==> flow/design.v <==
`timescale 1ns / 1ps
module dff(      
    input clk,  
    input rst,
    input D,     
    output reg Q
);
    always @(posedge clk) begin
        if (rst)
            Q <= 1'b0;
        else
            Q <= D;
    end
endmodule
module debouncer(
    input clk,  
    input rst,
    input btn_in, 
    output btn_out
    );
    wire Q1, Q2, Q2_bar;
    dff dff1(
        .clk (clk),
        .rst (rst),
        .D (btn_in),
        .Q (Q1)
    );
    dff dff2 (
        .clk (clk),
        .rst (rst),
        .D (Q1),
        .Q (Q2)
    );
    assign Q2_bar  = ~Q2;
    assign btn_out = Q2_bar & Q1;
endmodule
`timescale 1ns / 1ps
module select_phase(
    input clk,       
    input rst,
    input sel,       
    input [7: 0] seg,	 
    input [3: 0] an,		 
    output phase,	 
    output reg [27: 0] pships
    );
    reg [2: 0] sel_count;
    assign phase = (sel_count < 3'd4) ? 0: 1;
    reg [27: 0] guess_bit;
    always @* begin
        guess_bit = 28'd0;
        case (an)
            4'b1110: begin
                case (seg)
                    8'b11111110: guess_bit = 28'd1 << 1;
                    8'b11111101: guess_bit = 28'd1 << 0;
                    8'b11111011: guess_bit = 28'd1 << 4;
                    8'b11110111: guess_bit = 28'd1 << 3;
                    8'b11101111: guess_bit = 28'd1 << 2;
                    8'b11011111: guess_bit = 28'd1 << 6;
                    8'b10111111: guess_bit = 28'd1 << 5;
                    default: ;
                endcase
            end
            4'b1101: begin
                case (seg)
                    8'b11111110: guess_bit = 28'd1 << 8;
                    8'b11111101: guess_bit = 28'd1 << 7;
                    8'b11111011: guess_bit = 28'd1 << 11;
                    8'b11110111: guess_bit = 28'd1 << 10;
                    8'b11101111: guess_bit = 28'd1 << 9;
                    8'b11011111: guess_bit = 28'd1 << 13;
                    8'b10111111: guess_bit = 28'd1 << 12;
                    default: ;
                endcase
            end
            4'b1011: begin
                case (seg)
                    8'b11111110: guess_bit = 28'd1 << 15;
                    8'b11111101: guess_bit = 28'd1 << 14;
                    8'b11111011: guess_bit = 28'd1 << 18;
                    8'b11110111: guess_bit = 28'd1 << 17;
                    8'b11101111: guess_bit = 28'd1 << 16;
                    8'b11011111: guess_bit = 28'd1 << 20;
                    8'b10111111: guess_bit = 28'd1 << 19;
                    default: ;
                endcase
            end
            4'b0111: begin
                case (seg)
                    8'b11111110: guess_bit = 28'd1 << 22;
                    8'b11111101: guess_bit = 28'd1 << 21;
                    8'b11111011: guess_bit = 28'd1 << 25;
                    8'b11110111: guess_bit = 28'd1 << 24;
                    8'b11101111: guess_bit = 28'd1 << 23;
                    8'b11011111: guess_bit = 28'd1 << 27;
                    8'b10111111: guess_bit = 28'd1 << 26;
                    default: ;
                endcase
            end
            default: ;
        endcase      
    end
    always @ (posedge clk) begin
        if (rst) begin
            pships <= 0;
            sel_count <= 0;
        end
        else if(sel && sel_count < 4 && phase == 0) begin
            sel_count <= sel_count + 1'b1;     
            pships <= pships + guess_bit;
        end      
    end      
endmodule
`timescale 1ns / 1ps
module select(
    input clk,
    input rst,
    input phase,      
    input sel,       
    input btnU,      
    input btnD,      
    input btnR,      
    input btnL,      
    output reg [3: 0] an,
    output reg [7: 0] seg,
    output [27:0] pships,
    output [27:0] cships
    );
    always @ (posedge clk) begin
            if (rst) begin
                an <= 4'b1110;
                seg <= 8'b11111110;
            end
            else if (seg == 8'b11111110) begin
                if (btnR) begin
                    an <= (an == 4'b1110) ? 
                        4'b0111: (an >> 1'b1) | 4'd8;     
                end
                else begin
                    seg <= 
                    (btnL ? 8'b11111011:
                    btnU ? 8'b11111101: seg);
                end
            end
            else if (seg == 8'b11111101) begin
                if (btnR) begin
                    an <= (an == 4'b1110) ? 
                        4'b0111: (an >> 1'b1) | 4'd8;     
                end
                else begin
                    seg <= 
                    (btnL ? 8'b11110111:
                    btnD ? 8'b11111110: seg);
                end
            end
            else if (seg == 8'b11111011) begin
                seg <= 
                    (btnR ? 8'b11111110:
                    btnL? 8'b11011111:
                    btnU ? 8'b11110111: seg); 
            end
            else if(seg == 8'b11110111) begin
                seg <= 
                    (btnR ? 8'b11111101:
                    btnL ? 8'b10111111:
                    btnD ? 8'b11111011:
                    btnU ? 8'b11101111: seg); 
            end
            else if (seg == 8'b11101111) begin
                seg <= 
                    (btnR ? 8'b11111101:
                    btnL ? 8'b10111111:
                    btnD ? 8'b11110111: seg);
            end
            else if (seg == 8'b11011111) begin
                if (btnL) begin
                    an <= (an == 4'b0111) ?
                        4'b1110: ((an << 1) | 1'b1);     
                end
                else begin
                    seg <= 
                        (btnR ? 8'b11111011:    
                        btnU ? 8'b10111111: seg);
                end
            end
            else if (8'b10111111) begin
                if (btnL) begin 
                    an <= (an == 4'b0111) ?
                        4'b1110: ((an << 1) | 1'b1);     
                end
                else begin
                    seg <= 
                        (btnR ? 8'b11110111:
                        btnD ? 8'b11011111: seg);
                end
            end
            else begin
                seg <= seg;
            end
    end
endmodule
`timescale 1ns / 1ps
module game_phase(
    input clk,
    input sel,       
	 input sw,
	input rst,
	input phase,		 
    input [7: 0] seg,	 
    input [3: 0] an,		 
    output reg [27: 0] pships,  
    output reg [27: 0] sing_guess
    );
    reg [4: 0] sel_count;
    reg [27: 0] guess_bit;
    reg [27: 0] sing_bit;
    always @* begin
        guess_bit = 28'd0;
        sing_bit = 28'd0;
        case (an)
            4'b1110: begin
                case (seg)
                    8'b11111110: begin guess_bit = 28'd1 << 1; sing_bit = 28'd1 << 1; end
                    8'b11111101: begin guess_bit = 28'd1 << 0; sing_bit = 28'd1 << 0; end
                    8'b11111011: begin guess_bit = 28'd1 << 4; sing_bit = 28'd1 << 4; end
                    8'b11110111: begin guess_bit = 28'd1 << 3; sing_bit = 28'd1 << 3; end
                    8'b11101111: begin guess_bit = 28'd1 << 2; sing_bit = 28'd1 << 2; end
                    8'b11011111: begin guess_bit = 28'd1 << 6; sing_bit = 28'd1 << 6; end
                    8'b10111111: begin guess_bit = 28'd1 << 5; sing_bit = 28'd1 << 5; end
                    default: ;
                endcase
            end
            4'b1101: begin
                case (seg)
                    8'b11111110: begin guess_bit = 28'd1 << 8; sing_bit = 28'd1 << 5; end
                    8'b11111101: begin guess_bit = 28'd1 << 7; sing_bit = 28'd1 << 7; end
                    8'b11111011: begin guess_bit = 28'd1 << 11; sing_bit = 28'd1 << 11; end
                    8'b11110111: begin guess_bit = 28'd1 << 10; sing_bit = 28'd1 << 10; end
                    8'b11101111: begin guess_bit = 28'd1 << 9; sing_bit = 28'd1 << 9; end
                    8'b11011111: begin guess_bit = 28'd1 << 13; sing_bit = 28'd1 << 13; end
                    8'b10111111: begin guess_bit = 28'd1 << 12; sing_bit = 28'd1 << 12; end
                    default: ;
                endcase
            end
            4'b1011: begin
                case (seg)
                    8'b11111110: begin guess_bit = 28'd1 << 15; sing_bit = 28'd1 << 15; end
                    8'b11111101: begin guess_bit = 28'd1 << 14; sing_bit = 28'd1 << 14; end
                    8'b11111011: begin guess_bit = 28'd1 << 18; sing_bit = 28'd1 << 18; end
                    8'b11110111: begin guess_bit = 28'd1 << 17; sing_bit = 28'd1 << 17; end
                    8'b11101111: begin guess_bit = 28'd1 << 16; sing_bit = 28'd1 << 16; end
                    8'b11011111: begin guess_bit = 28'd1 << 20; sing_bit = 28'd1 << 20; end
                    8'b10111111: begin guess_bit = 28'd1 << 19; sing_bit = 28'd1 << 19; end
                    default: ;
                endcase
            end
            4'b0111: begin
                case (seg)
                    8'b11111110: begin guess_bit = 28'd1 << 22; sing_bit = 28'd1 << 22; end
                    8'b11111101: begin guess_bit = 28'd1 << 21; sing_bit = 28'd1 << 21; end
                    8'b11111011: begin guess_bit = 28'd1 << 25; sing_bit = 28'd1 << 25; end
                    8'b11110111: begin guess_bit = 28'd1 << 24; sing_bit = 28'd1 << 24; end
                    8'b11101111: begin guess_bit = 28'd1 << 23; sing_bit = 28'd1 << 23; end
                    8'b11011111: begin guess_bit = 28'd1 << 27; sing_bit = 28'd1 << 27; end
                    8'b10111111: begin guess_bit = 28'd1 << 26; sing_bit = 28'd1 << 26; end
                    default: ;
                endcase
            end
            default: ;
        endcase      
    end
    always @ (posedge clk) begin
		if (rst) begin
				sel_count <= 0;
				pships <= 0;
				sing_guess <= 0;
        end else if(!sw && sel && phase) begin
            sel_count <= sel_count + 1'b1;     
            if (guess_bit != 28'd0) begin
                pships <= pships | guess_bit;
                sing_guess <= sing_bit;
            end
        end      
    end      
endmodule
`timescale 1ns / 1ps
module correct_guess_counter(
    input clk,      
    input rst,
    input sel,
    input phase,
    input sw,
    input [27: 0] c_curr_guess,
    input [27: 0] p_curr_guess,
    input [27: 0] cships,
    input [27: 0] pships,
    output finish
    );
    reg [2: 0] c_correct;
    reg [2: 0] p_correct;
    assign finish = (c_correct >= 4 || p_correct >= 4);
    always @(posedge clk) begin
        if (rst) begin
            c_correct <= 0;
            p_correct <= 0;
        end
        else if(phase && sw && sel) begin 
            c_correct <= c_correct + |(pships & c_curr_guess);
        end
        else if(phase && sel && !sw) begin      
            p_correct <= p_correct + |(cships & p_curr_guess);
        end
    end
endmodule
`timescale 1ns / 1ps
module c_guess_generator
(
    input clk,       
    input rst,
	input sel,
    input sw,        
	input phase,
    output reg [27: 0] comp_guess,
    output reg [27: 0] sing_guess
);
    reg [4:0] counter;
    reg [27: 0] guess;
    always @* begin
        case (counter)
            5'd0: guess = 28'h0000020;    
            5'd1: guess = 28'h0000040;    
            5'd2: guess = 28'h0010000;    
            5'd3: guess = 28'h0400000;    
            5'd4: guess = 28'h0000004;    
            5'd5: guess = 28'h0000080;    
            5'd6: guess = 28'h0000400;    
            5'd7: guess = 28'h0000200;    
            5'd8: guess = 28'h2000000;    
            5'd9: guess = 28'h0080000;    
            5'd10: guess = 28'h4000000;    
            5'd11: guess = 28'h0004000;    
            5'd12: guess = 28'h0000010;    
            5'd13: guess = 28'h0000800;    
            5'd14: guess = 28'h0000100;    
            5'd15: guess = 28'h0000008;    
            5'd16: guess = 28'h0040000;    
            5'd17: guess = 28'h0000001;    
            5'd18: guess = 28'h0002000;    
            5'd19: guess = 28'h0001000;    
            5'd20: guess = 28'h0800000;    
            5'd21: guess = 28'h0100000;    
            5'd22: guess = 28'h0200000;    
            5'd23: guess = 28'h1000000;    
            5'd24: guess = 28'h8000000;    
            5'd25: guess = 28'h0000002;    
            5'd26: guess = 28'h0008000;    
            5'd27: guess = 28'h0020000;    
            default: guess = 28'h0000000;
        endcase
    end
    always @ (posedge clk) begin
		if (rst) begin
			  counter <= 0;
			  comp_guess <= 0;
			  sing_guess <= 0;
        end else if (sw && sel && phase && counter < 5'd28) begin         
            comp_guess <= comp_guess | guess;
            sing_guess <= guess;
            counter <= counter + 1;
        end      
    end      
endmodule
`timescale 1ns / 1ps
module vga640x480(
	input clk,		 
	input phase,			 
    input finish,
	input rst,			 
	input [27: 0] pships,		 
	input [27: 0] cships,		 
	input [27: 0] pguess,		 
	input [27: 0] cguess,		 
	output hsync,		 
	output vsync,		 
	output reg [2:0] red,	 
	output reg [2:0] green,  
	output reg [1:0] blue	 
	);
    reg [27: 0] p_guess_res;
    reg [27: 0] c_guess_res;
    parameter hpixels = 800; 
    parameter vlines = 521;  
    parameter hpulse = 96; 	 
    parameter vpulse = 2; 	 
    parameter hbp = 144; 	 
    parameter hfp = 784; 	 
    parameter vbp = 31; 		 
    parameter vfp = 511; 	 
    parameter mid_v = 271 ;	 
    parameter ship_len = 70;	 
    parameter ship_w = 20; 	 
    parameter in_ship_sep = 10;  
    parameter vf_off = 60;	 
    parameter vb_off = 60;	 
    parameter vm_off = 30;   
    parameter horiz_sep = 24 ; 	 
    parameter c_sh1_x = hfp - horiz_sep - ship_w;
    parameter c_sh1_y = vbp + vb_off;
    parameter c_sh2_x = c_sh1_x;
    parameter c_sh2_y = c_sh1_y + ship_len + in_ship_sep;
    parameter c_sh3_x = c_sh1_x - ship_len - in_ship_sep;
    parameter c_sh3_y = c_sh1_y;
    parameter c_sh4_x = c_sh3_x;
    parameter c_sh4_y = c_sh3_y + ship_len;
    parameter c_sh5_x = c_sh4_x;
    parameter c_sh5_y = c_sh4_y + (in_ship_sep + ship_len - ship_w);
    parameter c_sh6_x = c_sh3_x - ship_w - in_ship_sep;
    parameter c_sh6_y = c_sh1_y;
    parameter c_sh7_x = c_sh6_x;
    parameter c_sh7_y = c_sh6_y + ship_len + in_ship_sep;
    parameter c_sh8_x = c_sh6_x - horiz_sep - ship_w;
    parameter c_sh8_y = vbp + vb_off;
    parameter c_sh9_x = c_sh8_x;
    parameter c_sh9_y = c_sh8_y + ship_len + in_ship_sep;
    parameter c_sh10_x = c_sh8_x - ship_len - in_ship_sep;
    parameter c_sh10_y = c_sh8_y;
    parameter c_sh11_x = c_sh10_x;
    parameter c_sh11_y = c_sh10_y + ship_len;
    parameter c_sh12_x = c_sh10_x;
    parameter c_sh12_y = c_sh11_y + (in_ship_sep + ship_len - ship_w);
    parameter c_sh13_x = c_sh10_x - ship_w - in_ship_sep;
    parameter c_sh13_y = c_sh8_y;
    parameter c_sh14_x = c_sh13_x;
    parameter c_sh14_y = c_sh13_y + ship_len + in_ship_sep;
    parameter c_sh15_x = c_sh13_x - horiz_sep - ship_w;
    parameter c_sh15_y = vbp + vb_off;
    parameter c_sh16_x = c_sh15_x;
    parameter c_sh16_y = c_sh15_y + ship_len + in_ship_sep;
    parameter c_sh17_x = c_sh15_x - ship_len - in_ship_sep;
    parameter c_sh17_y = c_sh15_y;
    parameter c_sh18_x = c_sh17_x;
    parameter c_sh18_y = c_sh17_y + ship_len;
    parameter c_sh19_x = c_sh17_x;
    parameter c_sh19_y = c_sh18_y + (in_ship_sep + ship_len - ship_w);
    parameter c_sh20_x = c_sh17_x - ship_w - in_ship_sep;
    parameter c_sh20_y = c_sh15_y;
    parameter c_sh21_x = c_sh20_x;
    parameter c_sh21_y = c_sh20_y + ship_len + in_ship_sep;
    parameter c_sh22_x = c_sh20_x - horiz_sep - ship_w;
    parameter c_sh22_y = vbp + vb_off;
    parameter c_sh23_x = c_sh22_x;
    parameter c_sh23_y = c_sh22_y + ship_len + in_ship_sep;
    parameter c_sh24_x = c_sh22_x - ship_len - in_ship_sep;
    parameter c_sh24_y = c_sh22_y;
    parameter c_sh25_x = c_sh24_x;
    parameter c_sh25_y = c_sh24_y + ship_len;
    parameter c_sh26_x = c_sh24_x;
    parameter c_sh26_y = c_sh25_y + (in_ship_sep + ship_len - ship_w);
    parameter c_sh27_x = c_sh24_x - ship_w - in_ship_sep;
    parameter c_sh27_y = c_sh22_y;
    parameter c_sh28_x = c_sh27_x;
    parameter c_sh28_y = c_sh27_y + ship_len + in_ship_sep;
	parameter p_sh1_x = hfp - horiz_sep - ship_w;
	parameter p_sh1_y = mid_v + vm_off;
	parameter p_sh2_x = p_sh1_x;
	parameter p_sh2_y = p_sh1_y + ship_len + in_ship_sep;
	parameter p_sh3_x = p_sh1_x - ship_len - in_ship_sep;
	parameter p_sh3_y = p_sh1_y;
	parameter p_sh4_x = p_sh3_x;
	parameter p_sh4_y = p_sh3_y + ship_len;
	parameter p_sh5_x = p_sh4_x;
	parameter p_sh5_y = p_sh4_y + (in_ship_sep + ship_len - ship_w);
	parameter p_sh6_x = p_sh3_x - ship_w - in_ship_sep;
	parameter p_sh6_y = p_sh1_y;
	parameter p_sh7_x = p_sh6_x;
	parameter p_sh7_y = p_sh6_y + ship_len + in_ship_sep;
	parameter p_sh8_x = p_sh6_x - horiz_sep - ship_w;
	parameter p_sh8_y = mid_v + vm_off;
	parameter p_sh9_x = p_sh8_x;
	parameter p_sh9_y = p_sh8_y + ship_len + in_ship_sep;
	parameter p_sh10_x = p_sh8_x - ship_len - in_ship_sep;
	parameter p_sh10_y = p_sh8_y;
	parameter p_sh11_x = p_sh10_x;
	parameter p_sh11_y = p_sh10_y + ship_len;
	parameter p_sh12_x = p_sh10_x;
	parameter p_sh12_y = p_sh11_y + (in_ship_sep + ship_len - ship_w);
	parameter p_sh13_x = p_sh10_x - ship_w - in_ship_sep;
	parameter p_sh13_y = p_sh8_y;
	parameter p_sh14_x = p_sh13_x;
	parameter p_sh14_y = p_sh13_y + ship_len + in_ship_sep;
	parameter p_sh15_x = p_sh13_x - horiz_sep - ship_w;
	parameter p_sh15_y = mid_v + vm_off;
	parameter p_sh16_x = p_sh15_x;
	parameter p_sh16_y = p_sh15_y + ship_len + in_ship_sep;
	parameter p_sh17_x = p_sh15_x - ship_len - in_ship_sep;
	parameter p_sh17_y = p_sh15_y;
	parameter p_sh18_x = p_sh17_x;
	parameter p_sh18_y = p_sh17_y + ship_len;
	parameter p_sh19_x = p_sh17_x;
	parameter p_sh19_y = p_sh18_y + (in_ship_sep + ship_len - ship_w);
	parameter p_sh20_x = p_sh17_x - ship_w - in_ship_sep;
	parameter p_sh20_y = p_sh15_y;
	parameter p_sh21_x = p_sh20_x;
	parameter p_sh21_y = p_sh20_y + ship_len + in_ship_sep;
	parameter p_sh22_x = p_sh20_x - horiz_sep - ship_w;
	parameter p_sh22_y = mid_v + vm_off;
	parameter p_sh23_x = p_sh22_x;
	parameter p_sh23_y = p_sh22_y + ship_len + in_ship_sep;
	parameter p_sh24_x = p_sh22_x - ship_len - in_ship_sep;
	parameter p_sh24_y = p_sh22_y;
	parameter p_sh25_x = p_sh24_x;
	parameter p_sh25_y = p_sh24_y + ship_len;
	parameter p_sh26_x = p_sh24_x;
	parameter p_sh26_y = p_sh25_y + (in_ship_sep + ship_len - ship_w);
	parameter p_sh27_x = p_sh24_x - ship_w - in_ship_sep;
	parameter p_sh27_y = p_sh22_y;
	parameter p_sh28_x = p_sh27_x;
	parameter p_sh28_y = p_sh27_y + ship_len + in_ship_sep;
    reg [9:0] hc;
    reg [9:0] vc;
    always @(posedge clk)
    begin
        if (rst) begin
            hc <= 0;
            vc <= 0;
        end
        else if (hc < hpixels - 1)
            hc <= hc + 1;
        else
        begin
            hc <= 0;
            if (vc < vlines - 1)
                vc <= vc + 1;
            else
                vc <= 0;
        end
    end
    assign hsync = (hc < hpulse) ? 0:1;
    assign vsync = (vc < vpulse) ? 0:1;
    always @(posedge clk) begin
      if (rst) begin
        p_guess_res = 0;
        c_guess_res = 0;
        green = 3'b000;
        red = 3'b000;
        blue = 2'b00;
      end
      else begin
        if(phase) begin
            p_guess_res = p_guess_res | (cships & pguess);   
            c_guess_res = c_guess_res | (pships & cguess);   
        end
        if (vc >= c_sh1_y && vc < c_sh1_y + ship_len && hc >= c_sh1_x && hc < c_sh1_x + ship_w) begin
            if (phase && p_guess_res[0] && pguess[0] && !finish) begin
                green = 3'b000;
                red = 3'b111;
                blue = 2'b00;
            end
            else if (phase && !p_guess_res[0] && pguess[0] && !finish) begin
                green = 3'b000;
                red = 3'b000;
                blue = 2'b11;
            end
            else begin
                green = 3'b101;
                red = 3'b101;
                blue = 2'b10;
            end
        end
        else if (vc >= c_sh2_y && vc < c_sh2_y + ship_len && hc >= c_sh2_x && hc < c_sh2_x  + ship_w) begin
            if (phase && p_guess_res[1] && pguess[1] && !finish) begin
                green = 3'b000;
                red = 3'b111;
                blue = 2'b00;
            end
            else if (phase && !p_guess_res[1] && pguess[1] && !finish) begin
                green = 3'b000;
                red = 3'b000;
                blue = 2'b11;
            end
            else begin
                green = 3'b101;
                red = 3'b101;
                blue = 2'b10;
            end
        end
        else if (vc >= c_sh3_y && vc < c_sh3_y + ship_w && hc >= c_sh3_x && hc < c_sh3_x + ship_len) begin
            if (phase && p_guess_res[2] && pguess[2] && !finish) begin
                green = 3'b000;
                red = 3'b111;
                blue = 2'b00;
            end
            else if (phase && !p_guess_res[2] && pguess[2] && !finish) begin
                green = 3'b000;
                red = 3'b000;
                blue = 2'b11;
            end
            else begin
                green = 3'b101;
                red = 3'b101;
                blue = 2'b10;
            end
        end
        else if (vc >= c_sh4_y && vc < c_sh4_y + ship_w && hc >= c_sh4_x && hc < c_sh4_x + ship_len) begin
            if (phase && p_guess_res[3] && pguess[3] && !finish) begin
                green = 3'b000;
                red = 3'b111;
                blue = 2'b00;
            end
            else if (phase && !p_guess_res[3] && pguess[3] && !finish) begin
                green = 3'b000;
                red = 3'b000;
                blue = 2'b11;
            end
            else begin
                green = 3'b101;
                red = 3'b101;
                blue = 2'b10;
            end
        end
        else if (vc >= c_sh5_y && vc < c_sh5_y + ship_w && hc >= c_sh5_x && hc < c_sh5_x + ship_len) begin
            if (phase && p_guess_res[4] && pguess[4] && !finish) begin
                green = 3'b000;
                red = 3'b111;
                blue = 2'b00;
            end
            else if (phase && !p_guess_res[4] && pguess[4] && !finish) begin
                green = 3'b000;
                red = 3'b000;
                blue = 2'b11;
            end
            else begin
                green = 3'b101;
                red = 3'b101;
                blue = 2'b10;
            end
        end
        else if (vc >= c_sh6_y && vc < c_sh6_y + ship_len && hc >= c_sh6_x && hc < c_sh6_x + ship_w) begin
            if (phase && p_guess_res[5] && pguess[5] && !finish) begin
                green = 3'b000;
                red = 3'b111;
                blue = 2'b00;
            end
            else if (phase && !p_guess_res[5] && pguess[5] && !finish) begin
                green = 3'b000;
                red = 3'b000;
                blue = 2'b11;
            end
            else begin
                green = 3'b101;
                red = 3'b101;
                blue = 2'b10;
            end
        end
        else if (vc >= c_sh7_y && vc < c_sh7_y + ship_len && hc >= c_sh7_x && hc < c_sh7_x + ship_w) begin
            if (phase && p_guess_res[6] && pguess[6] && !finish) begin
                green = 3'b000;
                red = 3'b111;
                blue = 2'b00;
            end
            else if (phase && !p_guess_res[6] && pguess[6] && !finish) begin
                green = 3'b000;
                red = 3'b000;
                blue = 2'b11;
            end
            else begin
                green = 3'b101;
                red = 3'b101;
                blue = 2'b10;
            end
        end
        else if (vc >= c_sh8_y && vc < c_sh8_y + ship_len && hc >= c_sh8_x && hc < c_sh8_x + ship_w) begin
            if (phase && p_guess_res && pguess[7] && !finish) begin
                green = 3'b000;
                red = 3'b111;
                blue = 2'b00;
            end
            else if (phase && !p_guess_res && pguess[7] && !finish) begin
                green = 3'b000;
                red = 3'b000;
                blue = 2'b11;
            end
            else begin
                green = 3'b101;
                red = 3'b101;
                blue = 2'b10;
            end
        end
        else if (vc >= c_sh9_y && vc < c_sh9_y + ship_len && hc >= c_sh9_x && hc < c_sh9_x + ship_w) begin
            if (phase && p_guess_res[8] && pguess[8] && !finish) begin
                green = 3'b000;
                red = 3'b111;
                blue = 2'b00;
            end
            else if (phase && !p_guess_res[8] && pguess[8] && !finish) begin
                green = 3'b000;
                red = 3'b000;
                blue = 2'b11;
            end
            else begin
                green = 3'b101;
                red = 3'b101;
                blue = 2'b10;
            end
        end
        else if (vc >= c_sh10_y && vc < c_sh10_y + ship_w && hc >= c_sh10_x && hc < c_sh10_x + ship_len) begin
            if (phase && p_guess_res[9] && pguess[9] && !finish) begin
                green = 3'b000;
                red = 3'b111;
                blue = 2'b00;
            end
            else if (phase && !p_guess_res[9] && pguess[9] && !finish) begin
                green = 3'b000;
                red = 3'b000;
                blue = 2'b11;
            end
            else begin
                green = 3'b101;
                red = 3'b101;
                blue = 2'b10;
            end
        end
        else if (vc >= c_sh11_y && vc < c_sh11_y + ship_w && hc >= c_sh11_x && hc < c_sh11_x + ship_len) begin
            if (phase && p_guess_res[10] && pguess[10] && !finish) begin
                green = 3'b000;
                red = 3'b111;
                blue = 2'b00;
            end
            else if (phase && !p_guess_res[10] && pguess[10] && !finish) begin
                green = 3'b000;
                red = 3'b000;
                blue = 2'b11;
            end
            else begin
                green = 3'b101;
                red = 3'b101;
                blue = 2'b10;
            end
        end
        else if (vc >= c_sh12_y && vc < c_sh12_y + ship_w && hc >= c_sh12_x && hc < c_sh12_x + ship_len) begin
            if (phase && p_guess_res[11] && pguess[11] && !finish) begin
                green = 3'b000;
                red = 3'b111;
                blue = 2'b00;
            end
            else if (phase && !p_guess_res[11] && pguess[11] && !finish) begin
                green = 3'b000;
                red = 3'b000;
                blue = 2'b11;
            end
            else begin
                green = 3'b101;
                red = 3'b101;
                blue = 2'b10;
            end
        end
        else if (vc >= c_sh13_y && vc < c_sh13_y + ship_len && hc >= c_sh13_x && hc < c_sh13_x + ship_w) begin
            if (phase && p_guess_res[12] && pguess[12] && !finish) begin
                green = 3'b000;
                red = 3'b111;
                blue = 2'b00;
            end
            else if (phase && !p_guess_res[12] && pguess[12] && !finish) begin
                green = 3'b000;
                red = 3'b000;
                blue = 2'b11;
            end
            else begin
                green = 3'b101;
                red = 3'b101;
                blue = 2'b10;
            end
        end
        else if (vc >= c_sh14_y && vc < c_sh14_y + ship_len && hc >= c_sh14_x && hc < c_sh14_x + ship_w) begin
            if (phase && p_guess_res[13] && pguess[13] && !finish) begin
                green = 3'b000;
                red = 3'b111;
                blue = 2'b00;
            end
            else if (phase && !p_guess_res[13] && pguess[13] && !finish) begin
                green = 3'b000;
                red = 3'b000;
                blue = 2'b11;
            end
            else begin
                green = 3'b101;
                red = 3'b101;
                blue = 2'b10;
            end
        end
        else if (vc >= c_sh15_y && vc < c_sh15_y + ship_len && hc >= c_sh15_x && hc < c_sh15_x + ship_w) begin
            if (phase && p_guess_res[14] && pguess[14] && !finish) begin
                green = 3'b000;
                red = 3'b111;
                blue = 2'b00;
            end
            else if (phase && !p_guess_res[14] && pguess[14] && !finish) begin
                green = 3'b000;
                red = 3'b000;
                blue = 2'b11;
            end
            else begin
                green = 3'b101;
                red = 3'b101;
                blue = 2'b10;
            end
        end
        else if (vc >= c_sh16_y && vc < c_sh16_y + ship_len && hc >= c_sh16_x && hc < c_sh16_x + ship_w) begin
            if (phase && p_guess_res[15] && pguess[15] && !finish) begin
                green = 3'b000;
                red = 3'b111;
                blue = 2'b00;
            end
            else if (phase && !p_guess_res[15] && pguess[15] && !finish) begin
                green = 3'b000;
                red = 3'b000;
                blue = 2'b11;
            end
            else begin
                green = 3'b101;
                red = 3'b101;
                blue = 2'b10;
            end
        end
        else if (vc >= c_sh17_y && vc < c_sh17_y + ship_w && hc >= c_sh17_x && hc < c_sh17_x + ship_len) begin
            if (phase && p_guess_res[16] && pguess[16] && !finish) begin
                green = 3'b000;
                red = 3'b111;
                blue = 2'b00;
            end
            else if (phase && !p_guess_res[16] && pguess[16] && !finish) begin
                green = 3'b000;
                red = 3'b000;
                blue = 2'b11;
            end
            else begin
                green = 3'b101;
                red = 3'b101;
                blue = 2'b10;
            end
        end
        else if (vc >= c_sh18_y && vc < c_sh18_y + ship_w && hc >= c_sh18_x && hc < c_sh18_x + ship_len) begin
            if (phase && p_guess_res[17] && pguess[17] && !finish) begin
                green = 3'b000;
                red = 3'b111;
                blue = 2'b00;
            end
            else if (phase && !p_guess_res[17] && pguess[17] && !finish) begin
                green = 3'b000;
                red = 3'b000;
                blue = 2'b11;
            end
            else begin
                green = 3'b101;
                red = 3'b101;
                blue = 2'b10;
            end
        end
        else if (vc >= c_sh19_y && vc < c_sh19_y + ship_w && hc >= c_sh19_x && hc < c_sh19_x + ship_len) begin
            if (phase && p_guess_res[18] && pguess[18] && !finish) begin
                green = 3'b000;
                red = 3'b111;
                blue = 2'b00;
            end
            else if (phase && !p_guess_res[18] && pguess[18] && !finish) begin
                green = 3'b000;
                red = 3'b000;
                blue = 2'b11;
            end
            else begin
                green = 3'b101;
                red = 3'b101;
                blue = 2'b10;
            end
        end
        else if (vc >= c_sh20_y && vc < c_sh20_y + ship_len && hc >= c_sh20_x && hc < c_sh20_x + ship_w) begin
            if (phase && p_guess_res[19] && pguess[19] && !finish) begin
                green = 3'b000;
                red = 3'b111;
                blue = 2'b00;
            end
            else if (phase && !p_guess_res[19] && pguess[19] && !finish) begin
                green = 3'b000;
                red = 3'b000;
                blue = 2'b11;
            end
            else begin
                green = 3'b101;
                red = 3'b101;
                blue = 2'b10;
            end
        end
        else if (vc >= c_sh21_y && vc < c_sh21_y + ship_len && hc >= c_sh21_x && hc < c_sh21_x + ship_w) begin
            if (phase && p_guess_res[20] && pguess[20] && !finish) begin
                green = 3'b000;
                red = 3'b111;
                blue = 2'b00;
            end
            else if (phase && !p_guess_res[20] && pguess[20] && !finish) begin
                green = 3'b000;
                red = 3'b000;
                blue = 2'b11;
            end
            else begin
                green = 3'b101;
                red = 3'b101;
                blue = 2'b10;
            end
        end
        else if (vc >= c_sh22_y && vc < c_sh15_y + ship_len && hc >= c_sh22_x && hc < c_sh22_x + ship_w) begin
            if (phase && p_guess_res[21] && pguess[21] && !finish) begin
                green = 3'b000;
                red = 3'b111;
                blue = 2'b00;
            end
            else if (phase && !p_guess_res[21] && pguess[21] && !finish) begin
                green = 3'b000;
                red = 3'b000;
                blue = 2'b11;
            end
            else begin
                green = 3'b101;
                red = 3'b101;
                blue = 2'b10;
            end
        end
        else if (vc >= c_sh23_y && vc < c_sh23_y + ship_len && hc >= c_sh23_x && hc < c_sh23_x + ship_w) begin
            if (phase && p_guess_res[22] && pguess[22] && !finish) begin
                green = 3'b000;
                red = 3'b111;
                blue = 2'b00;
            end
            else if (phase && !p_guess_res[22] && pguess[22] && !finish) begin
                green = 3'b000;
                red = 3'b000;
                blue = 2'b11;
            end
            else begin
                green = 3'b101;
                red = 3'b101;
                blue = 2'b10;
            end
        end
        else if (vc >= c_sh24_y && vc < c_sh24_y + ship_w && hc >= c_sh24_x && hc < c_sh24_x + ship_len) begin
            if (phase && p_guess_res[23] && pguess[23] && !finish) begin
                green = 3'b000;
                red = 3'b111;
                blue = 2'b00;
            end
            else if (phase && !p_guess_res[23] && pguess[23] && !finish) begin
                green = 3'b000;
                red = 3'b000;
                blue = 2'b11;
            end
            else begin
                green = 3'b101;
                red = 3'b101;
                blue = 2'b10;
            end
        end
        else if (vc >= c_sh25_y && vc < c_sh25_y + ship_w && hc >= c_sh26_x && hc < c_sh26_x + ship_len) begin
            if (phase && p_guess_res[24] && pguess[24] && !finish) begin
                green = 3'b000;
                red = 3'b111;
                blue = 2'b00;
            end
            else if (phase && !p_guess_res[24] && pguess[24] && !finish) begin
                green = 3'b000;
                red = 3'b000;
                blue = 2'b11;
            end
            else begin
                green = 3'b101;
                red = 3'b101;
                blue = 2'b10;
            end
        end
        else if (vc >= c_sh26_y && vc < c_sh26_y + ship_w && hc >= c_sh26_x && hc < c_sh26_x + ship_len) begin
            if (phase && p_guess_res[25] && pguess[25] && !finish) begin
                green = 3'b000;
                red = 3'b111;
                blue = 2'b00;
            end
            else if (phase && !p_guess_res[25] && pguess[25] && !finish) begin
                green = 3'b000;
                red = 3'b000;
                blue = 2'b11;
            end
            else begin
                green = 3'b101;
                red = 3'b101;
                blue = 2'b10;
            end
        end
        else if (vc >= c_sh27_y && vc < c_sh27_y + ship_len && hc >= c_sh27_x && hc < c_sh27_x + ship_w) begin
            if (phase && p_guess_res[26] && pguess[26] && !finish) begin
                green = 3'b000;
                red = 3'b111;
                blue = 2'b00;
            end
            else if (phase && !p_guess_res[26] && pguess[26] && !finish) begin
                green = 3'b000;
                red = 3'b000;
                blue = 2'b11;
            end
            else begin
                green = 3'b101;
                red = 3'b101;
                blue = 2'b10;
            end
        end
        else if (vc >= c_sh28_y && vc < c_sh28_y + ship_len && hc >= c_sh28_x && hc < c_sh28_x + ship_w) begin
            if (phase && p_guess_res[27] && pguess[27] && !finish) begin
                green = 3'b000;
                red = 3'b111;
                blue = 2'b00;
            end
            else if (phase && !p_guess_res[27] && pguess[27] && !finish) begin
                green = 3'b000;
                red = 3'b000;
                blue = 2'b11;
            end
            else begin
                green = 3'b101;
                red = 3'b101;
                blue = 2'b10;
            end
        end
		else if (vc >= p_sh1_y && vc < p_sh1_y + ship_len && hc >= p_sh1_x && hc < p_sh1_x + ship_w) begin
				if (phase && c_guess_res[0] && cguess[0] && !finish) begin
					green = 3'b000;
					red = 3'b111;
					blue = 2'b00;
				end
				else if (pships[0] && !finish) begin
					green = 3'b111;
					red = 3'b111;
					blue = 2'b11;
				end
				else if (phase && !c_guess_res[0] && cguess[0] && !finish) begin
					green = 3'b000;
					red = 3'b000;
					blue = 2'b11;
				end
				else begin
					green = 3'b101;
					red = 3'b101;
					blue = 2'b10;
				end
		end
		else if (vc >= p_sh2_y && vc < p_sh2_y + ship_len && hc >= p_sh2_x && hc < p_sh2_x  + ship_w) begin
				if (phase && c_guess_res[1] && cguess[1] && !finish) begin
					green = 3'b000;
					red = 3'b111;
					blue = 2'b00;
				end
				else if (pships[1] && !finish) begin
					green = 3'b111;
					red = 3'b111;
					blue = 2'b11;
				end
				else if (phase && !c_guess_res[1] && cguess[1] && !finish) begin
					green = 3'b000;
					red = 3'b000;
					blue = 2'b11;
				end
				else begin
					green = 3'b101;
					red = 3'b101;
					blue = 2'b10;
				end
		end
		else if (vc >= p_sh3_y && vc < p_sh3_y + ship_w && hc >= p_sh3_x && hc < p_sh3_x + ship_len) begin
				if (phase && c_guess_res[2] && cguess[2] && !finish) begin
					green = 3'b000;
					red = 3'b111;
					blue = 2'b00;
				end
				else if (pships[2] && !finish) begin
					green = 3'b111;
					red = 3'b111;
					blue = 2'b11;
				end
				else if (phase && !c_guess_res[2] && cguess[2] && !finish) begin
					green = 3'b000;
					red = 3'b000;
					blue = 2'b11;
				end
				else begin
					green = 3'b101;
					red = 3'b101;
					blue = 2'b10;
				end
		end
		else if (vc >= p_sh4_y && vc < p_sh4_y + ship_w && hc >= p_sh4_x && hc < p_sh4_x + ship_len) begin
				if (phase && c_guess_res[3] && cguess[3] && !finish) begin
					green = 3'b000;
					red = 3'b111;
					blue = 2'b00;
				end
				else if (pships[3] && !finish) begin
					green = 3'b111;
					red = 3'b111;
					blue = 2'b11;
				end
				else if (phase && !c_guess_res[3] && cguess[3] && !finish) begin
					green = 3'b000;
					red = 3'b000;
					blue = 2'b11;
				end
				else begin
					green = 3'b101;
					red = 3'b101;
					blue = 2'b10;
				end
		end
		else if (vc >= p_sh5_y && vc < p_sh5_y + ship_w && hc >= p_sh5_x && hc < p_sh5_x + ship_len) begin
				if (phase && c_guess_res[4] && cguess[4] && !finish) begin
					green = 3'b000;
					red = 3'b111;
					blue = 2'b00;
				end
				else if (pships[4] && !finish) begin
					green = 3'b111;
					red = 3'b111;
					blue = 2'b11;
				end
				else if (phase && !c_guess_res[4] && cguess[4] && !finish) begin
					green = 3'b000;
					red = 3'b000;
					blue = 2'b11;
				end
				else begin
					green = 3'b101;
					red = 3'b101;
					blue = 2'b10;
				end
		end
		else if (vc >= p_sh6_y && vc < p_sh6_y + ship_len && hc >= p_sh6_x && hc < p_sh6_x + ship_w) begin
				if (phase && c_guess_res[5] && cguess[5] && !finish) begin
					green = 3'b000;
					red = 3'b111;
					blue = 2'b00;
				end
				else if (pships[5] && !finish) begin
					green = 3'b111;
					red = 3'b111;
					blue = 2'b11;
				end
				else if (phase && !c_guess_res[5] && cguess[5] && !finish) begin
					green = 3'b000;
					red = 3'b000;
					blue = 2'b11;
				end
				else begin
					green = 3'b101;
					red = 3'b101;
					blue = 2'b10;
				end
		end
		else if (vc >= p_sh7_y && vc < p_sh7_y + ship_len && hc >= p_sh7_x && hc < p_sh7_x + ship_w) begin
				if (phase && c_guess_res[6] && cguess[6] && !finish) begin
					green = 3'b000;
					red = 3'b111;
					blue = 2'b00;
				end
				else if (pships[6] && !finish) begin
					green = 3'b111;
					red = 3'b111;
					blue = 2'b11;
				end
				else if (phase && !c_guess_res[6] && cguess[6] && !finish) begin
					green = 3'b000;
					red = 3'b000;
					blue = 2'b11;
				end
				else begin
					green = 3'b101;
					red = 3'b101;
					blue = 2'b10;
				end
		end
		else if (vc >= p_sh8_y && vc < p_sh8_y + ship_len && hc >= p_sh8_x && hc < p_sh8_x + ship_w) begin
				if (phase && c_guess_res[7] && cguess[7] && !finish) begin
					green = 3'b000;
					red = 3'b111;
					blue = 2'b00;
				end
				else if (pships[7] && !finish) begin
					green = 3'b111;
					red = 3'b111;
					blue = 2'b11;
				end
				else if (phase && !c_guess_res[7] && cguess[7] && !finish) begin
					green = 3'b000;
					red = 3'b000;
					blue = 2'b11;
				end
				else begin
					green = 3'b101;
					red = 3'b101;
					blue = 2'b10;
				end
		end
		else if (vc >= p_sh9_y && vc < p_sh9_y + ship_len && hc >= p_sh9_x && hc < p_sh9_x + ship_w) begin
				if (phase && c_guess_res[8] && cguess[8] && !finish) begin
					green = 3'b000;
					red = 3'b111;
					blue = 2'b00;
				end
				else if (pships[8] && !finish) begin
					green = 3'b111;
					red = 3'b111;
					blue = 2'b11;
				end
				else if (phase && !c_guess_res[8] && cguess[8] && !finish) begin
					green = 3'b000;
					red = 3'b000;
					blue = 2'b11;
				end
				else begin
					green = 3'b101;
					red = 3'b101;
					blue = 2'b10;
				end
		end
		else if (vc >= p_sh10_y && vc < p_sh10_y + ship_w && hc >= p_sh10_x && hc < p_sh10_x + ship_len) begin
				if (phase && c_guess_res[9] && cguess[9] && !finish) begin
					green = 3'b000;
					red = 3'b111;
					blue = 2'b00;
				end
				else if (pships[9] && !finish) begin
					green = 3'b111;
					red = 3'b111;
					blue = 2'b11;
				end
				else if (phase && !c_guess_res[9] && cguess[9] && !finish) begin
					green = 3'b000;
					red = 3'b000;
					blue = 2'b11;
				end
				else begin
					green = 3'b101;
					red = 3'b101;
					blue = 2'b10;
				end
		end
		else if (vc >= p_sh11_y && vc < p_sh11_y + ship_w && hc >= p_sh11_x && hc < p_sh11_x + ship_len) begin
				if (phase && c_guess_res[10] && cguess[10] && !finish) begin
					green = 3'b000;
					red = 3'b111;
					blue = 2'b00;
				end
				else if (pships[10] && !finish) begin
					green = 3'b111;
					red = 3'b111;
					blue = 2'b11;
				end
				else if (phase && !c_guess_res[10] && cguess[10] && !finish) begin
					green = 3'b000;
					red = 3'b000;
					blue = 2'b11;
				end
				else begin
					green = 3'b101;
					red = 3'b101;
					blue = 2'b10;
				end
		end
		else if (vc >= p_sh12_y && vc < p_sh12_y + ship_w && hc >= p_sh12_x && hc < p_sh12_x + ship_len) begin
				if (phase && c_guess_res[11] && cguess[11] && !finish) begin
					green = 3'b000;
					red = 3'b111;
					blue = 2'b00;
				end
				else if (pships[11] && !finish) begin
					green = 3'b111;
					red = 3'b111;
					blue = 2'b11;
				end
				else if (phase && !c_guess_res[11] && cguess[11] && !finish) begin
					green = 3'b000;
					red = 3'b000;
					blue = 2'b11;
				end
				else begin
					green = 3'b101;
					red = 3'b101;
					blue = 2'b10;
				end
		end
		else if (vc >= p_sh13_y && vc < p_sh13_y + ship_len && hc >= p_sh13_x && hc < p_sh13_x + ship_w) begin
				if (phase && c_guess_res[12] && cguess[12] && !finish) begin
					green = 3'b000;
					red = 3'b111;
					blue = 2'b00;
				end
				else if (pships[12] && !finish) begin
					green = 3'b111;
					red = 3'b111;
					blue = 2'b11;
				end
				else if (phase && !c_guess_res[12] && cguess[12] && !finish) begin
					green = 3'b000;
					red = 3'b000;
					blue = 2'b11;
				end
				else begin
					green = 3'b101;
					red = 3'b101;
					blue = 2'b10;
				end
		end
		else if (vc >= p_sh14_y && vc < p_sh14_y + ship_len && hc >= p_sh14_x && hc < p_sh14_x + ship_w) begin
				if (phase && c_guess_res[13] && cguess[13] && !finish) begin
					green = 3'b000;
					red = 3'b111;
					blue = 2'b00;
				end
				else if (pships[13] && !finish) begin
					green = 3'b111;
					red = 3'b111;
					blue = 2'b11;
				end
				else if (phase && !c_guess_res[13] && cguess[13] && !finish) begin
					green = 3'b000;
					red = 3'b000;
					blue = 2'b11;
				end
				else begin
					green = 3'b101;
					red = 3'b101;
					blue = 2'b10;
				end
		end
		else if (vc >= p_sh15_y && vc < p_sh15_y + ship_len && hc >= p_sh15_x && hc < p_sh15_x + ship_w) begin
				if (phase && c_guess_res[14] && cguess[14] && !finish) begin
					green = 3'b000;
					red = 3'b111;
					blue = 2'b00;
				end
				else if (pships[14] && !finish) begin
					green = 3'b111;
					red = 3'b111;
					blue = 2'b11;
				end
				else if (phase && !c_guess_res[14] && cguess[14] && !finish) begin
					green = 3'b000;
					red = 3'b000;
					blue = 2'b11;
				end
				else begin
					green = 3'b101;
					red = 3'b101;
					blue = 2'b10;
				end
		end
		else if (vc >= p_sh16_y && vc < p_sh16_y + ship_len && hc >= p_sh16_x && hc < p_sh16_x + ship_w) begin
				if (phase && c_guess_res[15] && cguess[15] && !finish) begin
					green = 3'b000;
					red = 3'b111;
					blue = 2'b00;
				end
				else if (pships[15] && !finish) begin
					green = 3'b111;
					red = 3'b111;
					blue = 2'b11;
				end
				else if (phase && !c_guess_res[15] && cguess[15] && !finish) begin
					green = 3'b000;
					red = 3'b000;
					blue = 2'b11;
				end
				else begin
					green = 3'b101;
					red = 3'b101;
					blue = 2'b10;
				end
		end
		else if (vc >= p_sh17_y && vc < p_sh17_y + ship_w && hc >= p_sh17_x && hc < p_sh17_x + ship_len) begin
				if (phase && c_guess_res[16] && cguess[16] && !finish) begin
					green = 3'b000;
					red = 3'b111;
					blue = 2'b00;
				end
				else if (pships[16] && !finish) begin
					green = 3'b111;
					red = 3'b111;
					blue = 2'b11;
				end
				else if (phase && !c_guess_res[16] && cguess[16] && !finish) begin
					green = 3'b000;
					red = 3'b000;
					blue = 2'b11;
				end
				else begin
					green = 3'b101;
					red = 3'b101;
					blue = 2'b10;
				end
		end
		else if (vc >= p_sh18_y && vc < p_sh18_y + ship_w && hc >= p_sh18_x && hc < p_sh18_x + ship_len) begin
				if (phase && c_guess_res[17] && cguess[17] && !finish) begin
					green = 3'b000;
					red = 3'b111;
					blue = 2'b00;
				end
				else if (pships[17] && !finish) begin
					green = 3'b111;
					red = 3'b111;
					blue = 2'b11;
				end
				else if (phase && !c_guess_res[17] && cguess[17] && !finish) begin
					green = 3'b000;
					red = 3'b000;
					blue = 2'b11;
				end
				else begin
					green = 3'b101;
					red = 3'b101;
					blue = 2'b10;
				end
		end
		else if (vc >= p_sh19_y && vc < p_sh19_y + ship_w && hc >= p_sh19_x && hc < p_sh19_x + ship_len) begin
				if (phase && c_guess_res[18] && cguess[18] && !finish) begin
					green = 3'b000;
					red = 3'b111;
					blue = 2'b00;
				end
				else if (pships[18] && !finish) begin
					green = 3'b111;
					red = 3'b111;
					blue = 2'b11;
				end
				else if (phase && !c_guess_res[18] && cguess[18] && !finish) begin
					green = 3'b000;
					red = 3'b000;
					blue = 2'b11;
				end
				else begin
					green = 3'b101;
					red = 3'b101;
					blue = 2'b10;
				end
		end
		else if (vc >= p_sh20_y && vc < p_sh20_y + ship_len && hc >= p_sh20_x && hc < p_sh20_x + ship_w) begin
				if (phase && c_guess_res[19] && cguess[19] && !finish) begin
					green = 3'b000;
					red = 3'b111;
					blue = 2'b00;
				end
				else if (pships[19] && !finish) begin
					green = 3'b111;
					red = 3'b111;
					blue = 2'b11;
				end
				else if (phase && !c_guess_res[19] && cguess[19] && !finish) begin
					green = 3'b000;
					red = 3'b000;
					blue = 2'b11;
				end
				else begin
					green = 3'b101;
					red = 3'b101;
					blue = 2'b10;
				end
		end
		else if (vc >= p_sh21_y && vc < p_sh21_y + ship_len && hc >= p_sh21_x && hc < p_sh21_x + ship_w) begin
				if (phase && c_guess_res[20] && cguess[20] && !finish) begin
					green = 3'b000;
					red = 3'b111;
					blue = 2'b00;
				end
				else if (pships[20] && !finish) begin
					green = 3'b111;
					red = 3'b111;
					blue = 2'b11;
				end
				else if (phase && !c_guess_res[20] && cguess[20] && !finish) begin
					green = 3'b000;
					red = 3'b000;
					blue = 2'b11;
				end
				else begin
					green = 3'b101;
					red = 3'b101;
					blue = 2'b10;
				end
		end
		else if (vc >= p_sh22_y && vc < p_sh15_y + ship_len && hc >= p_sh22_x && hc < p_sh22_x + ship_w) begin
				if (phase && c_guess_res[21] && cguess[21] && !finish) begin
					green = 3'b000;
					red = 3'b111;
					blue = 2'b00;
				end
				else if (pships[21] && !finish) begin
					green = 3'b111;
					red = 3'b111;
					blue = 2'b11;
				end
				else if (phase && !c_guess_res[21] && cguess[21] && !finish) begin
					green = 3'b000;
					red = 3'b000;
					blue = 2'b11;
				end
				else begin
					green = 3'b101;
					red = 3'b101;
					blue = 2'b10;
				end
		end
		else if (vc >= p_sh23_y && vc < p_sh23_y + ship_len && hc >= p_sh23_x && hc < p_sh23_x + ship_w) begin
				if (phase && c_guess_res[22] && cguess[22] && !finish) begin
					green = 3'b000;
					red = 3'b111;
					blue = 2'b00;
				end
				else if (pships[22] && !finish) begin
					green = 3'b111;
					red = 3'b111;
					blue = 2'b11;
				end
				else if (phase && !c_guess_res[22] && cguess[22] && !finish) begin
					green = 3'b000;
					red = 3'b000;
					blue = 2'b11;
				end
				else begin
					green = 3'b101;
					red = 3'b101;
					blue = 2'b10;
				end
		end
		else if (vc >= p_sh24_y && vc < p_sh24_y + ship_w && hc >= p_sh24_x && hc < p_sh24_x + ship_len) begin
				if (phase && c_guess_res[23] && cguess[23] && !finish) begin
					green = 3'b000;
					red = 3'b111;
					blue = 2'b00;
				end
				else if (pships[23] && !finish) begin
					green = 3'b111;
					red = 3'b111;
					blue = 2'b11;
				end
				else if (phase && !c_guess_res[23] && cguess[23] && !finish) begin
					green = 3'b000;
					red = 3'b000;
					blue = 2'b11;
				end
				else begin
					green = 3'b101;
					red = 3'b101;
					blue = 2'b10;
				end
		end
		else if (vc >= p_sh25_y && vc < p_sh25_y + ship_w && hc >= p_sh26_x && hc < p_sh26_x + ship_len) begin
				if (phase && c_guess_res[24] && cguess[24] && !finish) begin
					green = 3'b000;
					red = 3'b111;
					blue = 2'b00;
				end
				else if (pships[24] && !finish) begin
					green = 3'b111;
					red = 3'b111;
					blue = 2'b11;
				end
				else if (phase && !c_guess_res[24] && cguess[24] && !finish) begin
					green = 3'b000;
					red = 3'b000;
					blue = 2'b11;
				end
				else begin
					green = 3'b101;
					red = 3'b101;
					blue = 2'b10;
				end
		end
		else if (vc >= p_sh26_y && vc < p_sh26_y + ship_w && hc >= p_sh26_x && hc < p_sh26_x + ship_len) begin
				if (phase && c_guess_res[25] && cguess[25] && !finish) begin
					green = 3'b000;
					red = 3'b111;
					blue = 2'b00;
				end
				else if (pships[25] && !finish) begin
					green = 3'b111;
					red = 3'b111;
					blue = 2'b11;
				end
				else if (phase && !c_guess_res[25] && cguess[25] && !finish) begin
					green = 3'b000;
					red = 3'b000;
					blue = 2'b11;
				end
				else begin
					green = 3'b101;
					red = 3'b101;
					blue = 2'b10;
				end
		end
		else if (vc >= p_sh27_y && vc < p_sh27_y + ship_len && hc >= p_sh27_x && hc < p_sh27_x + ship_w) begin
				if (phase && c_guess_res[26] && cguess[26] && !finish) begin
					green = 3'b000;
					red = 3'b111;
					blue = 2'b00;
				end
				else if (pships[26] && !finish) begin
					green = 3'b111;
					red = 3'b111;
					blue = 2'b11;
				end
				else if (phase && !c_guess_res[26] && cguess[26] && !finish) begin
					green = 3'b000;
					red = 3'b000;
					blue = 2'b11;
				end
				else begin
					green = 3'b101;
					red = 3'b101;
					blue = 2'b10;
				end
		end
		else if (vc >= p_sh28_y && vc < p_sh28_y + ship_len && hc >= p_sh28_x && hc < p_sh28_x + ship_w) begin
				if (phase && c_guess_res[27] && cguess[27] && !finish) begin
					green = 3'b000;
					red = 3'b111;
					blue = 2'b00;
				end
				else if (pships[27] && !finish) begin
					green = 3'b111;
					red = 3'b111;
					blue = 2'b11;
				end
				else if (phase && !c_guess_res[27] && cguess[27] && !finish) begin
					green = 3'b000;
					red = 3'b000;
					blue = 2'b11;
				end
				else begin
					green = 3'b101;
					red = 3'b101;
					blue = 2'b10;
				end
		end
        else begin
            green = 3'b000;
            red = 3'b000;
            blue = 2'b00;
        end
      end
    end
endmodule
`timescale 1ns / 1ps
module battle_ship(
      input wire clk,			 
      input wire clr,
      input wire btnU,
      input wire btnD,
      input wire btnR,
      input wire btnL,
      input wire sel,
	    input sw,
      output wire [2:0] red,	 
      output wire [2:0] green,   
      output wire [1:0] blue,	     
      output wire [3:0] an,
      output wire [7:0] seg,
      output wire hsync,		 
      output wire vsync			 
	);
	wire clock_4Hz = clk;
	wire clock_25Mhz = clk;
	wire turn;
	wire phase;
  wire finish;
	wire [27: 0] pships;
	wire [27: 0] cships;
  wire [27: 0] c_curr_guess;
  wire [27: 0] p_curr_guess;
	assign cships = 28'b1000000100010000000000010000;
	wire db_btnR;
	wire db_btnL;
	wire db_btnU;
	wire db_btnD;
	wire db_btnSel;
	wire db_btnRst;
	debouncer db_r(
    .clk (clock_4Hz),
		.rst (clr),
    .btn_in (btnR),
    .btn_out (db_btnR)
	);
	debouncer db_l(
		.clk (clock_4Hz),
		.rst (clr),
		.btn_in (btnL),
		.btn_out (db_btnL)
	);
	debouncer db_u(
		.clk (clock_4Hz),
		.rst (clr),
		.btn_in (btnU),
		.btn_out (db_btnU)
	);
	debouncer db_d(
		.clk (clock_4Hz),
		.rst (clr),
		.btn_in (btnD),
		.btn_out (db_btnD)
	);
	debouncer db_sel(
		.clk (clock_4Hz),
		.rst (clr),
		.btn_in (sel),
		.btn_out (db_btnSel)
	);
	assign db_btnRst = clr;
	wire [27:0] cguess;
	wire [27:0] pguess;
	vga640x480 myDisplay(
		.clk(clock_25Mhz),
		.rst(clr),
		.phase(phase),
    .finish (finish),
		.cships(cships),
		.pships(pships),
		.hsync(hsync),
		.vsync(vsync),
		.cguess(cguess),
		.pguess(pguess),
		.red(red),
		.green(green),
		.blue(blue)
	);
	select_phase confirm_select(
		.clk (clock_4Hz),
		.rst (clr),
		.sel (db_btnSel),
		.seg (seg),
		.an (an),
		.phase (phase),
		.pships (pships)
	);
	select mySelections(
		.clk (clock_4Hz),
		.rst (db_btnRst),     	 
		.phase (phase),   		 
		.sel  (db_btnSel),     	 
		.btnU (db_btnU),
		.btnR (db_btnR),
		.btnL (db_btnL),
		.btnD (db_btnD),
		.seg (seg),
		.an (an)
	);
  correct_guess_counter correct_guesses(
      .clk (clock_4Hz),
      .rst (clr),
      .sel (db_btnSel),
      .phase(phase),
      .sw (sw),
      .c_curr_guess (c_curr_guess),
      .p_curr_guess (p_curr_guess),
      .cships (cships),
      .pships (pships),
      .finish (finish)
  ); 
	game_phase myGame(     
		.clk (clock_4Hz),
		.sel (db_btnSel),    
		.rst (db_btnRst),
		.phase (phase),	
		.sw (sw),
		.seg (seg),
		.an (an),
		.pships (pguess),     
    .sing_guess (p_curr_guess)     
	);
	c_guess_generator cguesses
	(
		 .clk (clock_4Hz),
		 .sel (db_btnSel),          
		 .rst (db_btnRst),
		 .sw (sw),
		 .phase (phase),
		 .comp_guess (cguess),
     .sing_guess (c_curr_guess)    
	);
endmodule
# From RTL to reports: battle_ship
# Each step is given for the RTL above and for the edited RTL.
# "orig" refers to lines of the RTL above, "edited" to lines of the edited file.
# "diff" is "edited" less "orig", of the values as shown.
# Operators: Yosys type, input widths -> output width; for muxes data width and select width s.
# Library cell names are shortened.
# The mark -- stands for no value.
# design
top_module	battle_ship
clock	clk
lib	sky130hd
corner	tt_025C_1v80

# Diff
# The edit as a unified diff against the file above.
# A script made this edit; it was not meant as an optimisation.
# begin of diff
@@ -389,5 +389,5 @@
 	);
     reg [27: 0] p_guess_res;
-    reg [27: 0] c_guess_res;
+    reg [55: 0] c_guess_res;
     parameter hpixels = 800; 
     parameter vlines = 521;  
# end of diff

# Elaborated design
# Source: Yosys, flattened and elaborated, memories not mapped. Widths are those after wreduce. Print and check cells do not count.
# Yosys's memory passes give these memory sizes; they may raise the number of words (mostly to a power of two), join words into wider ones and drop unused or constant bits.
# bits
item	orig	edited	diff
memories	1	1	0
input_bits	8	8	0
clocked_rd_ports_x_width	28	28	0
rom_bits	896	896	0
regBits	260	288	28
wordCells	1251	1253	2
# memory_table
item	orig	edited
memory_list	32 x 28 bit 1R0W	32 x 28 bit 1R0W
# classes
item	orig	edited	diff
mux	558	558	0
n_reduce_logical	566	567	1
addsub	7	7	0
n_eq	23	23	0
cmp	49	49	0
logic	19	19	0
# op_table
op	orig	edited	diff
$mux 28	4	2	-2
$mux 56	0	2	2
$or 28x28->28	4	3	-1
$or 56x56->56	0	1	1
$reduce_bool 2->1	0	1	1
# Operator kinds equal on both sides are left out: 56.

# Depth
# Longest topological path by Yosys (ltp), each cell counted once; first at word level (registers and memories cut), then after technology mapping (sequential cells cut; the memories' decode and read muxes count).
# depth
item	orig	edited	diff
ltp_word	67	67	0
abc_area	0	0	--
mapped_depth	21	20	-1
depth_no_buf	20	19	-1

# Synthesis result
# The flow's flattened synthesis, as Yosys stat reports it; memories are mapped. The netlist is that of the ABC_AREA named above (0 if unset); the other value can give another one.
# types
cell	orig	edited	diff
nand2_1	220	252	32
buf_2	17	34	17
inv_1	30	18	-12
buf_6	15	3	-12
nor2_1	307	296	-11
o211ai_1	11	22	11
nor3_1	46	56	10
nor2b_1	22	31	9
o21ai_1	3	11	8
nand4_1	28	21	-7
nand3_1	63	57	-6
nor4_1	15	21	6
a21o_1	14	8	-6
xor2_1	14	20	6
o2111ai_1	11	5	-6
o31ai_1	4	10	6
xnor2_1	24	20	-4
nand2b_1	16	20	4
# Cell types equal on both sides are left out: 20.
# The list need not be complete.
# mapped
item	orig	edited	diff
mapped_area_mm2	0.0138796	0.0139058	0.0000262
cell_count	1848	1887	39
flip_flops	237	237	0
seqArea_mm2	0.0047446	0.0047446	0.0000000
# The figures by module come from a second, unflattened synthesis with its own total; it is not the netlist above.
# hier_totals
item	orig	edited	diff
cells_unflattened	2413	2452	39
hier_area_mm2	0.0185265	0.0187442	0.0002177
# Rows give one instance, submodules left out.
# modules_orig
mod	area_mm2	n_cells	instances
vga640x480	0.0078613	1168	1
c_guess_generator	0.0030517	334	1
select_phase	0.0028252	385	1
game_phase	0.0023573	241	1
select	0.0014526	193	1
correct_guess_counter	0.0005643	65	1
dff	0.0000338	2	10
debouncer	0.0000138	1	5
battle_ship	0.0000075	2	1
# modules_edited
mod	area_mm2	n_cells	instances
vga640x480	0.008079	1207	1
c_guess_generator	0.0030517	334	1
select_phase	0.0028252	385	1
game_phase	0.0023573	241	1
select	0.0014526	193	1
correct_guess_counter	0.0005643	65	1
dff	0.0000338	2	10
debouncer	0.0000138	1	5
battle_ship	0.0000075	2	1

# Timing after synthesis
# Path of least setup slack by OpenSTA after synthesis, without wires, with an ideal clock, recovery checks aside; 20% of the period is set as input and as output delay. Where synthesis merged equal registers, the netlist keeps one of their names.
# synth_timing
item	orig	edited	diff
kind	reg-to-reg	reg-to-reg	--
startpoint	reg mySelections.seg[3]	reg mySelections.seg[5]	--
endpoint	reg confirm_select.pships[27]	reg confirm_select.pships[26]	--
launch_ns	0.000	0.000	0.000
path_buffers	1	1	0
t_required_ns	9.930	9.930	0.000
t_arrival_ns	3.761	4.144	0.383
setup_slack_ns	6.169	5.786	-0.383
setup_time_ns	0.070	0.070	0.000
period_ns	10.0	10.0	0.0
delay_ns	3.831	4.214	0.383
stages	20	19	-1
period_less_setup_slack_ns	3.831	4.214	0.383
# "delay_ns" = arrival - input delay + setup time.
# "stages" counts driving pins, that of a launching flip-flop among them; a cell with two outputs on the path counts twice.
# "period_less_setup_slack_ns" is the clock period less the worst setup slack; recovery checks do not enter. This is arithmetic on one report: input and output delays are still those of the set period (20% each).
# Between the ends stands the longest chain of elaborated cells between them, by number of cells; it is not shown to be the way that was timed. Of several equally long chains one is given.
# A line is the first line of the expression or statement that the cell stems from. Yosys adds cells for indexed reads and writes and turns some case tables into memories.
# A register here has more assigning lines than the two given.
# synth_between_orig
path_cell_list	dfxtp_1 -> clkbuf_1 -> nand4_1 -> inv_1 -> and2_1 -> nand3b_1 -> nor2_1 -> ha_1 -> a211oi_1 -> o21a_1 -> or3_1 -> a31oi_1 -> a2bb2oi_2 -> a41oi_1 -> a21oi_1 -> nand4_1 -> and4b_1 -> xor2_1 -> or3_1 -> a21oi_1
elab_chain_len	4
cells_between	13
classes_between	add/sub (1); eq/ne (7); mux (5)
# synth_rtl_orig
item	line_no	text
from (decl)	126	output reg [7: 0] seg,
from (assign)	141	seg <=
from (assign)	152	seg <=
$eq 8x8->1	90	case (seg)
$pmux 28 s7	90
$pmux 28 s4	52	case (an)
$add 28x28->28	111	pships <= pships + guess_bit;
to (assign)	106	pships <= 0;
to (assign)	111
to (decl)	45	output reg [27: 0] pships
# synth_between_edited
path_cell_list	dfxtp_1 -> clkbuf_1 -> nand3_1 -> nor4_2 -> nand2_1 -> nor2_1 -> inv_1 -> fa_1 -> nor2b_1 -> o21a_1 -> o21ai_0 -> a2111oi_0 -> o21ba_2 -> o21ai_0 -> a21boi_0 -> o31a_1 -> xor2_1 -> nand2_1 -> a21oi_1
elab_chain_len	4
cells_between	13
classes_between	add/sub (1); eq/ne (7); mux (5)
# synth_rtl_edited
item	line_no	text
from (decl)	126	output reg [7: 0] seg,
from (assign)	141	seg <=
from (assign)	152	seg <=
$eq 8x8->1	90	case (seg)
$pmux 28 s7	90
$pmux 28 s4	52	case (an)
$add 28x28->28	111	pships <= pships + guess_bit;
to (assign)	106	pships <= 0;
to (assign)	111
to (decl)	45	output reg [27: 0] pships

# Path in the finished layout
# Path of least setup slack in the final report of the runs of pair 1 (OpenROAD, finished layout, wires in). Where an end is a register, its clock arrival counts in the times.
# layout_timing
item	orig	edited	diff
kind	input-to-reg	reg-to-reg	--
startpoint	in sw	reg mySelections.seg[6]	--
endpoint	reg (no name shown)	reg confirm_select.pships[26]	--
launch_ns	2.00	0.57	-1.43
setup_time_ns	0.07	0.07	0.00
setup_slack_ns	5.34	5.01	-0.33
stages	8	19	11
in_delay_ns	2.00	--	--
path_buffers	1	0	-1
t_required_ns	10.48	10.50	0.02
period_ns	10.0	10.0	0.0
t_arrival_ns	5.14	5.49	0.35
# Between the ends stands the longest chain of elaborated cells between them, by number of cells; it is not shown to be the way that was timed. Of several equally long chains one is given.
# A register here has more assigning lines than the two given.
# layout_between_orig
path_cell_list	clkdlybuf4s50_1 -> and3_1 -> and2_2 -> nand4_1 -> xor2_1 -> nor2_1 -> or4_1 -> nor2_1
elab_chain_len	5
cells_between	5
lines_between	1
classes_between	mux (2); reduce/logical (3)
# layout_rtl_orig
item	line_no	text
from (decl)	1663	input sw,
$logic_and 1x1->1 x3	367	end else if (sw && sel && phase && counter < 5'd28) begin
$mux 5 x2	--
# layout_between_edited
path_cell_list	dfxtp_1 -> nand4_1 -> nor3_1 -> nand2_1 -> nor2_1 -> ha_1 -> inv_1 -> fa_1 -> nor2b_1 -> o21a_1 -> o21ai_0 -> a2111oi_0 -> o21ba_2 -> o21ai_0 -> a21boi_0 -> o31a_1 -> xor2_1 -> nand2_1 -> a21oi_1
elab_chain_len	4
cells_between	13
classes_between	add/sub (1); eq/ne (7); mux (5)
# layout_rtl_edited
item	line_no	text
from (decl)	126	output reg [7: 0] seg,
from (assign)	141	seg <=
from (assign)	152	seg <=
$eq 8x8->1	90	case (seg)
$pmux 28 s7	90
$pmux 28 s4	52	case (an)
$add 28x28->28	111	pships <= pships + guess_bit;
to (assign)	106	pships <= 0;
to (assign)	111
to (decl)	45	output reg [27: 0] pships

# Layout results
# Both versions went through the flow (Yosys, OpenROAD) with the same settings in each pair. Constraints: input delay and output delay 20% of the set period each, output load 0.01 pF.
# settings_pair_1
period_ns	10.0
CAP_MARGIN	20
CORE_MARGIN	2
CORE_UTILIZATION	40
SLEW_MARGIN	20
# results_pair_1
item	orig	edited	diff
synth_area_mm2	0.0138796	0.0139058	0.0000262
holdWs_ns	0.435	0.441	0.006
layout_utilization_pct	44.5	45.1	0.6
worstSetupSlack_ns	5.338	5.007	-0.331
design_die_area_mm2	0.0362046	0.0362712	0.0000666
# settings_pair_2
ABC_AREA	0
CAP_MARGIN	10
CORE_MARGIN	2
CORE_UTILIZATION	41
CTS_CLUSTER_SIZE	29
MAX_ROUTING_LAYER	met4
PLACE_DENSITY	0.8
period_ns	3.81
SLEW_MARGIN	20
# results_pair_2
item	orig	edited	diff
synth_area_mm2	0.0138796	0.0139058	0.0000262
holdWs_ns	0.447	0.438	-0.009
layout_utilization_pct	50.3	49.1	-1.2
worstSetupSlack_ns	0.072	0.146	0.074
design_die_area_mm2	0.0353402	0.0354061	0.0000659
